==> flow/design.v <==
module CORDIC_COS_SIN #(
    parameter DATA_WIDTH = 16,
    parameter PHASE_WIDTH = 32,
    parameter STAGE = 16
) (
    input clk,
    input rst,
    input en,
    input mode,      
    input signed [DATA_WIDTH-1:0] x0,
    input signed [DATA_WIDTH-1:0] y0,
    input signed [PHASE_WIDTH-1:0] phase,    
    output valid,
    output [DATA_WIDTH:0] cos,
    output [DATA_WIDTH:0] sin
);
parameter K = 32'd39797;     
parameter [PHASE_WIDTH*STAGE-1:0] atan = {32'd128, 32'd256, 32'd448, 32'd896, 32'd1856, 32'd3648, 32'd7360, 32'd14656, 32'd29312,
                                         32'd58688, 32'd117312, 32'd234368, 32'd466944, 32'd919872, 32'd1740992, 32'd2949120};
integer i, j;
wire [1:0] quadrant;
assign quadrant = phase[PHASE_WIDTH-1:PHASE_WIDTH-2];
reg signed [DATA_WIDTH:0] x_pre;
reg signed [DATA_WIDTH:0] y_pre;
reg signed [PHASE_WIDTH-1:0] z_pre;
reg signed [DATA_WIDTH:0] x [0:STAGE-1];
reg signed [DATA_WIDTH:0] y [0:STAGE-1];
reg signed [PHASE_WIDTH-1:0] z [0:STAGE-1];
reg signed [DATA_WIDTH:0] x_shift [0:STAGE-1]; 
reg signed [DATA_WIDTH:0] y_shift [0:STAGE-1];
reg [STAGE-1:0] sign;
always @(*) begin
    for(i=0; i<STAGE; i=i+1)begin
        x_shift[i] = x[i] >>> i;
        y_shift[i] = y[i] >>> i;
        sign[i] = z[i][PHASE_WIDTH-1];
    end
end
wire [DATA_WIDTH:0] x0_pos, x0_neg;
wire [DATA_WIDTH:0] y0_pos, y0_neg;
assign x0_pos = (x0 == 0) ? 0 : {1'b0, x0};
assign x0_neg = (x0 == 0) ? 0 : {1'b1, (~x0)+16'b1};
assign y0_pos = (y0 == 0) ? 0 : {1'b0, y0};
assign y0_neg = (y0 == 0) ? 0 : {1'b1, (~y0)+16'b1};
always @(posedge clk or posedge rst) begin
    if(rst)begin
        x_pre <= 0;
        y_pre <= 0;
        z_pre <= 0;
    end
    else begin
        if(en)begin
            case (quadrant)
                0:begin
                    x_pre <= x0_pos;
                    y_pre <= y0_pos;
                    z_pre <= phase;
                end
                1:begin
                    x_pre <= y0_neg;
                    y_pre <= x0_pos;
                    z_pre <= {2'b00, phase[29:0]};
                end
                2:begin
                    x_pre <= y0_pos;
                    y_pre <= x0_neg;
                    z_pre <= {2'b11, phase[29:0]};
                end
                3:begin
                    x_pre <= x0_pos;
                    y_pre <= y0_pos;
                    z_pre <= phase;
                end
            endcase
        end
        else begin
            x_pre <= 0;
            y_pre <= 0;
            z_pre <= 0;
        end
    end
end
always @(posedge clk or posedge rst) begin
    if(rst)begin
        for(i=0; i<STAGE; i=i+1)begin
            x[i] <= 0;
            y[i] <= 0;
            z[i] <= 0;
        end
    end
    else begin
        x[0] <= x_pre;
        y[0] <= y_pre;
        z[0] <= z_pre;
        for(i=0; i<STAGE-1; i=i+1)begin    
            x[i+1] <= sign[i] ? x[i]+y_shift[i] : x[i]-y_shift[i];
            y[i+1] <= sign[i] ? y[i]-x_shift[i] : y[i]+x_shift[i];
            z[i+1] <= sign[i] ? z[i]+atan[32*(i+1)-1 -: 32] : z[i]-atan[32*(i+1)-1 -: 32];
        end
    end
end
assign cos = x[STAGE-1];
assign sin = y[STAGE-1];
assign valid = en_dly[STAGE];
reg [4:0] cnt;
always @(posedge clk or posedge rst) begin
    if(rst)begin
        cnt <= 0;
    end
    else begin
        if(cnt == 0)begin
            if(en)begin
                cnt <= cnt + 1;
            end
        end
        else begin
            cnt <= (cnt == 16) ? 0 : cnt+1;
        end
    end
end
reg [STAGE:0] en_dly;
always @(posedge clk or posedge rst) begin
    if(rst)begin
        en_dly <= 0;
    end
    else begin
        en_dly[0] <= en;
        for(i=0; i<STAGE; i=i+1)begin
            en_dly[i+1] <= en_dly[i];
        end
    end
end
endmodule
# == Tool chain data of CORDIC_COS_SIN ==
# Each step is given for the RTL above and for the edited RTL.
# "orig" refers to lines of the RTL above, "edited" to lines of the edited file.
# "delta": "edited" minus "orig" as printed here. "rel_change_pct": 100 x difference / "orig".
# Library cell names are shortened.
# A cell with -- has no value.
# design
top,CORDIC_COS_SIN
clk_port,clk
library,sky130hd
corner,tt_025C_1v80

# == Edit of the RTL ==
# Unified diff, file above to edited file.
# A script made this edit. It changes what the design does and was not meant as an optimisation.
# begin of diff
@@ -94,5 +94,5 @@
         z[0] <= z_pre;
         for(i=0; i<STAGE-1; i=i+1)begin    
-            x[i+1] <= sign[i] ? x[i]+y_shift[i] : x[i]-y_shift[i];
+            x[i+1] <= x[i]-y_shift[i];
             y[i+1] <= sign[i] ? y[i]-x_shift[i] : y[i]+x_shift[i];
             z[i+1] <= sign[i] ? z[i]+atan[32*(i+1)-1 -: 32] : z[i]-atan[32*(i+1)-1 -: 32];
# end of diff

# == Elaborated design ==
# Source: Yosys, flattened and elaborated. Widths are those after wreduce; folded enables and synchronous resets count as part of the registers. Registers that Yosys merges into a memory's read port (data or address) are not register bits. Print and check cells do not count. Equal cells are merged and count once.
# bits
element,orig,edited,delta,rel_change_pct
register_bits,1107,1107,0,0.00
input_bits,68,68,0,0.00
out_inout_bits,35,35,0,0.00
wordCells,203,174,-29,-14.29
# classes
element,orig,edited,delta,rel_change_pct
addsub,89,75,-14,-15.73
eq_ne,3,3,0,0.00
muxes,54,39,-15,-27.78
bitwise,2,2,0,0.00
n_reduce_logical,4,4,0,0.00
# ops
operator,orig,edited,delta,rel_change_pct
2-to-1 mux 17 bit,34,19,-15,-44.12
adder 17 x 10 -> 17 bit,2,1,-1,-50.00
adder 17 x 11 -> 17 bit,2,1,-1,-50.00
adder 17 x 12 -> 17 bit,2,1,-1,-50.00
adder 17 x 13 -> 17 bit,2,1,-1,-50.00
adder 17 x 14 -> 17 bit,2,1,-1,-50.00
adder 17 x 15 -> 17 bit,2,1,-1,-50.00
adder 17 x 16 -> 17 bit,2,1,-1,-50.00
adder 17 x 3 -> 17 bit,2,1,-1,-50.00
adder 17 x 4 -> 17 bit,2,1,-1,-50.00
adder 17 x 5 -> 17 bit,2,1,-1,-50.00
adder 17 x 6 -> 17 bit,2,1,-1,-50.00
adder 17 x 7 -> 17 bit,2,1,-1,-50.00
adder 17 x 8 -> 17 bit,2,1,-1,-50.00
adder 17 x 9 -> 17 bit,2,1,-1,-50.00
2-to-1 mux 32 bit,15,15,0,0.00
adder 16 x 1 -> 16 bit (second input constant),2,2,0,0.00
== test 2 bit (second input constant),2,2,0,0.00
zero test 16 bit,2,2,0,0.00
2-to-1 mux 16 bit,2,2,0,0.00
inverter 16 bit,2,2,0,0.00
parallel mux 17 bit (select 3 bit),2,2,0,0.00
subtractor 17 x 10 -> 17 bit,2,2,0,0.00
subtractor 17 x 11 -> 17 bit,2,2,0,0.00
subtractor 17 x 12 -> 17 bit,2,2,0,0.00
subtractor 17 x 13 -> 17 bit,2,2,0,0.00
subtractor 17 x 14 -> 17 bit,2,2,0,0.00
subtractor 17 x 15 -> 17 bit,2,2,0,0.00
# Not every row of either side is listed.

# == Longest topological paths ==
# Longest topological path by Yosys (ltp), each cell counted once; first at word level (registers and memories cut), then after technology mapping (sequential cells cut; the memories' decode and read muxes count).
# depth
element,orig,edited,delta,rel_change_pct
depth_word,5,5,0,0.00
ABC_AREA,0,0,--,--
mapped_depth,16,15,-1,-6.25
mapped_depth_nobuf,16,15,-1,-6.25

# == Mapped cells and area ==
# Yosys stat after the flow's synthesis: flattened, memories mapped to cells. It holds for the ABC_AREA given above (unset counts as 0); a run with the other value may have another netlist.
# synth_totals
element,orig,edited,delta,rel_change_pct
stdcells,7208,6739,-469,-6.51
area_um2,67911.4,65201.3,-2710.1,-3.99
seq_area_um2,24598.6,24598.6,0.0,0.00
flip_flops,983,983,0,0.00
n_buf,88,71,-17,-19.32
# by_type
type,orig,edited,delta,rel_change_pct
nand2_1,422,264,-158,-37.44
o21a_1,52,170,118,226.92
xor2_1,273,191,-82,-30.04
nand3_1,162,85,-77,-47.53
nor2_1,554,482,-72,-13.00
or3_1,89,19,-70,-78.65
a21o_1,198,265,67,33.84
and3_1,100,34,-66,-66.00
ha_1,882,837,-45,-5.10
nor3_1,201,157,-44,-21.89
xnor2_1,578,614,36,6.23
nor2b_1,108,140,32,29.63
a211oi_1,99,70,-29,-29.29
and2_1,92,63,-29,-31.52
a21boi_0,46,22,-24,-52.17
mux2_2,24,1,-23,-95.83
nand2b_1,59,81,22,37.29
a211o_1,34,13,-21,-61.76
# Not every row of either side is listed.

# == Path before layout ==
# OpenSTA on the mapped netlist: ideal clock, no wires. The path of least setup slack (recovery checks aside). Input and output delay are each 20% of the period. Register names are those of the netlist, which keeps one name where synthesis merged equal registers.
# synth_timing
element,orig,edited,delta,rel_change_pct
path_kind,reg-to-reg,reg-to-reg,--,--
startpoint,reg z[11][31],reg z[2][31],--,--
endpoint,reg z[12][30],reg z[3][30],--,--
tclk_ns,5.0,5.0,0.0,0.00
setup_ns,0.067,0.080,0.013,--
launch_ns,0.000,0.000,0.000,--
arrival_ns,3.978,3.670,-0.308,-7.74
setup_slack_ns,0.954,1.250,0.296,--
path_delay_ns,4.045,3.750,-0.295,-7.29
stages,14,13,-1,-7.14
n_path_buf,2,2,0,0.00
synth_period_reached_ns,4.046,3.75,-0.296,-7.32
# "path_delay_ns" = arrival - input delay + setup time.
# "stages" counts driving pins, that of a launching flip-flop among them; a cell with two outputs on the path counts twice.
# "synth_period_reached_ns" is the clock period less the worst setup slack; recovery checks do not enter. This is arithmetic on one report: input and output delays are still those of the set period (20% each).
# Between the ends stands the longest chain of elaborated cells between them, by number of cells; it is not shown to be the way that was timed. Of several equally long chains one is given.
# A line is the first line of the expression or statement that the cell stems from. Yosys adds cells for indexed reads and writes and turns some case tables into memories.
# synth_between_orig
path_cell_list,dfrtp_1 > clkbuf_1 > inv_1 > clkbuf_1 > fa_1 > a211oi_1 > nor2_1 > o41a_1 > a221oi_2 > o311ai_1 > o41ai_1 > o21ai_0 > a2111oi_0 > a311o_1
elab_chain_cells,1
cells_between,1
cone_lines,1
# synth_rtl_orig
element,line_no,rtl
start: declaration,28,reg signed [PHASE_WIDTH-1:0] z [0:STAGE-1];
start: assignment,88,z[i] <= 0;
start: assignment,98,z[i+1] <= sign[i] ? z[i]+atan[32*(i+1)-1 -: 32] : z[i]-atan[32*(i+1)-1 -: 32];
2-to-1 mux 32 bit,98,
end: assignment,88,
end: assignment,98,
end: declaration,28,
# synth_between_edited
path_cell_list,dfrtp_1 > clkbuf_1 > buf_1 > inv_1 > fa_1 > a211oi_1 > o211ai_1 > a21oi_1 > o21ai_1 > a311oi_1 > o21ai_1 > a221oi_1 > xnor2_1
elab_chain_cells,1
cells_between,1
cone_lines,1
# synth_rtl_edited
element,line_no,rtl
start: declaration,28,reg signed [PHASE_WIDTH-1:0] z [0:STAGE-1];
start: assignment,88,z[i] <= 0;
start: assignment,98,z[i+1] <= sign[i] ? z[i]+atan[32*(i+1)-1 -: 32] : z[i]-atan[32*(i+1)-1 -: 32];
2-to-1 mux 32 bit,98,
end: assignment,88,
end: assignment,98,
end: declaration,28,

# == Timing after layout ==
# From the final timing report of the runs of set A: the path of least setup slack in the routed layout; clock arrival at registers is part of the times.
# layout_timing
element,orig,edited,delta,rel_change_pct
path_kind,reg-to-reg,reg-to-reg,--,--
startpoint,reg x[14][16],reg z[1][31],--,--
endpoint,reg y[15][15],reg z[2][29],--,--
tclk_ns,5.0,5.0,0.0,0.00
setup_ns,0.12,0.11,-0.01,--
launch_ns,0.73,0.73,0.00,0.00
arrival_ns,4.68,4.46,-0.22,-4.70
setup_slack_ns,0.93,1.16,0.23,--
stages,15,12,-3,-20.00
n_path_buf,1,1,0,0.00
# Between the ends stands the longest chain of elaborated cells between them, by number of cells; it is not shown to be the way that was timed. Of several equally long chains one is given.
# layout_between_orig
path_cell_list,dfrtp_1 > inv_1 > nand3_1 > ha_1 > inv_1 > o21ai_0 > ha_1 > a21boi_0 > o211ai_1 > a21oi_1 > a2111oi_0 > buf_4 > nor3_1 > o21ai_0 > or3b_2
elab_chain_cells,2
cells_between,3
cone_lines,1
# layout_rtl_orig
element,line_no,rtl
start: declaration,26,reg signed [DATA_WIDTH:0] x [0:STAGE-1];
start: assignment,86,x[i] <= 0;
start: assignment,96,x[i+1] <= sign[i] ? x[i]+y_shift[i] : x[i]-y_shift[i];
adder 17 x 3 -> 17 bit,97,y[i+1] <= sign[i] ? y[i]-x_shift[i] : y[i]+x_shift[i];
2-to-1 mux 17 bit,97,
end: assignment,87,y[i] <= 0;
end: assignment,97,
end: declaration,27,reg signed [DATA_WIDTH:0] y [0:STAGE-1];
# layout_between_edited
path_cell_list,dfrtp_1 > buf_4 > inv_1 > ha_1 > a21oi_1 > o22ai_1 > nor4_1 > o31ai_1 > or3b_2 > a221oi_1 > o21ai_0 > xnor2_1
elab_chain_cells,1
cells_between,1
cone_lines,1
# layout_rtl_edited
element,line_no,rtl
start: declaration,28,reg signed [PHASE_WIDTH-1:0] z [0:STAGE-1];
start: assignment,88,z[i] <= 0;
start: assignment,98,z[i+1] <= sign[i] ? z[i]+atan[32*(i+1)-1 -: 32] : z[i]-atan[32*(i+1)-1 -: 32];
2-to-1 mux 32 bit,98,
end: assignment,88,
end: assignment,98,
end: declaration,28,

# == Flow runs ==
# Both versions went through the flow (Yosys, OpenROAD) with the same settings in each pair. Constraints: input delay and output delay 20% of the set period each, output load 0.01 pF.
# flow_settings_set_A
CORE_UTILIZATION,40
period_ns,5.0
CAP_MARGIN,20
CORE_MARGIN,2
SLEW_MARGIN,20
# measured_set_A
element,orig,edited,delta,rel_change_pct
synth_chip_area_um2,67911.4,65201.3,-2710.1,-3.99
die_area_um2,173089.0,166248.0,-6841.0,-3.95
finish.stdcell_area_um2,75952.8,73118.9,-2833.9,-3.73
final_setup_ws_ns,0.925,1.161,0.236,--
hold_worst_slack_ns,0.343,0.339,-0.004,--
period_reached_ns,4.075,3.839,-0.236,-5.79
# flow_settings_set_B
ABC_AREA,0
CORE_ASPECT_RATIO,0.52
CORE_UTILIZATION,38
CTS_CLUSTER_DIAMETER,117
PLACE_DENSITY_LB_ADDON,0.06
SETUP_SLACK_MARGIN,1.31
period_ns,5.77
CAP_MARGIN,20
CORE_MARGIN,2
SLEW_MARGIN,20
# measured_set_B
element,orig,edited,delta,rel_change_pct
synth_chip_area_um2,67911.4,65201.3,-2710.1,-3.99
die_area_um2,182294.0,175089.0,-7205.0,-3.95
finish.stdcell_area_um2,75527.4,72587.1,-2940.3,-3.89
final_setup_ws_ns,1.565,1.728,0.163,--
hold_worst_slack_ns,0.340,0.324,-0.016,--
period_reached_ns,4.205,4.042,-0.163,-3.88
# "period_reached_ns" means the clock period less the worst setup slack. The figure is calculated, with input and output delays left at 20% of the set period.
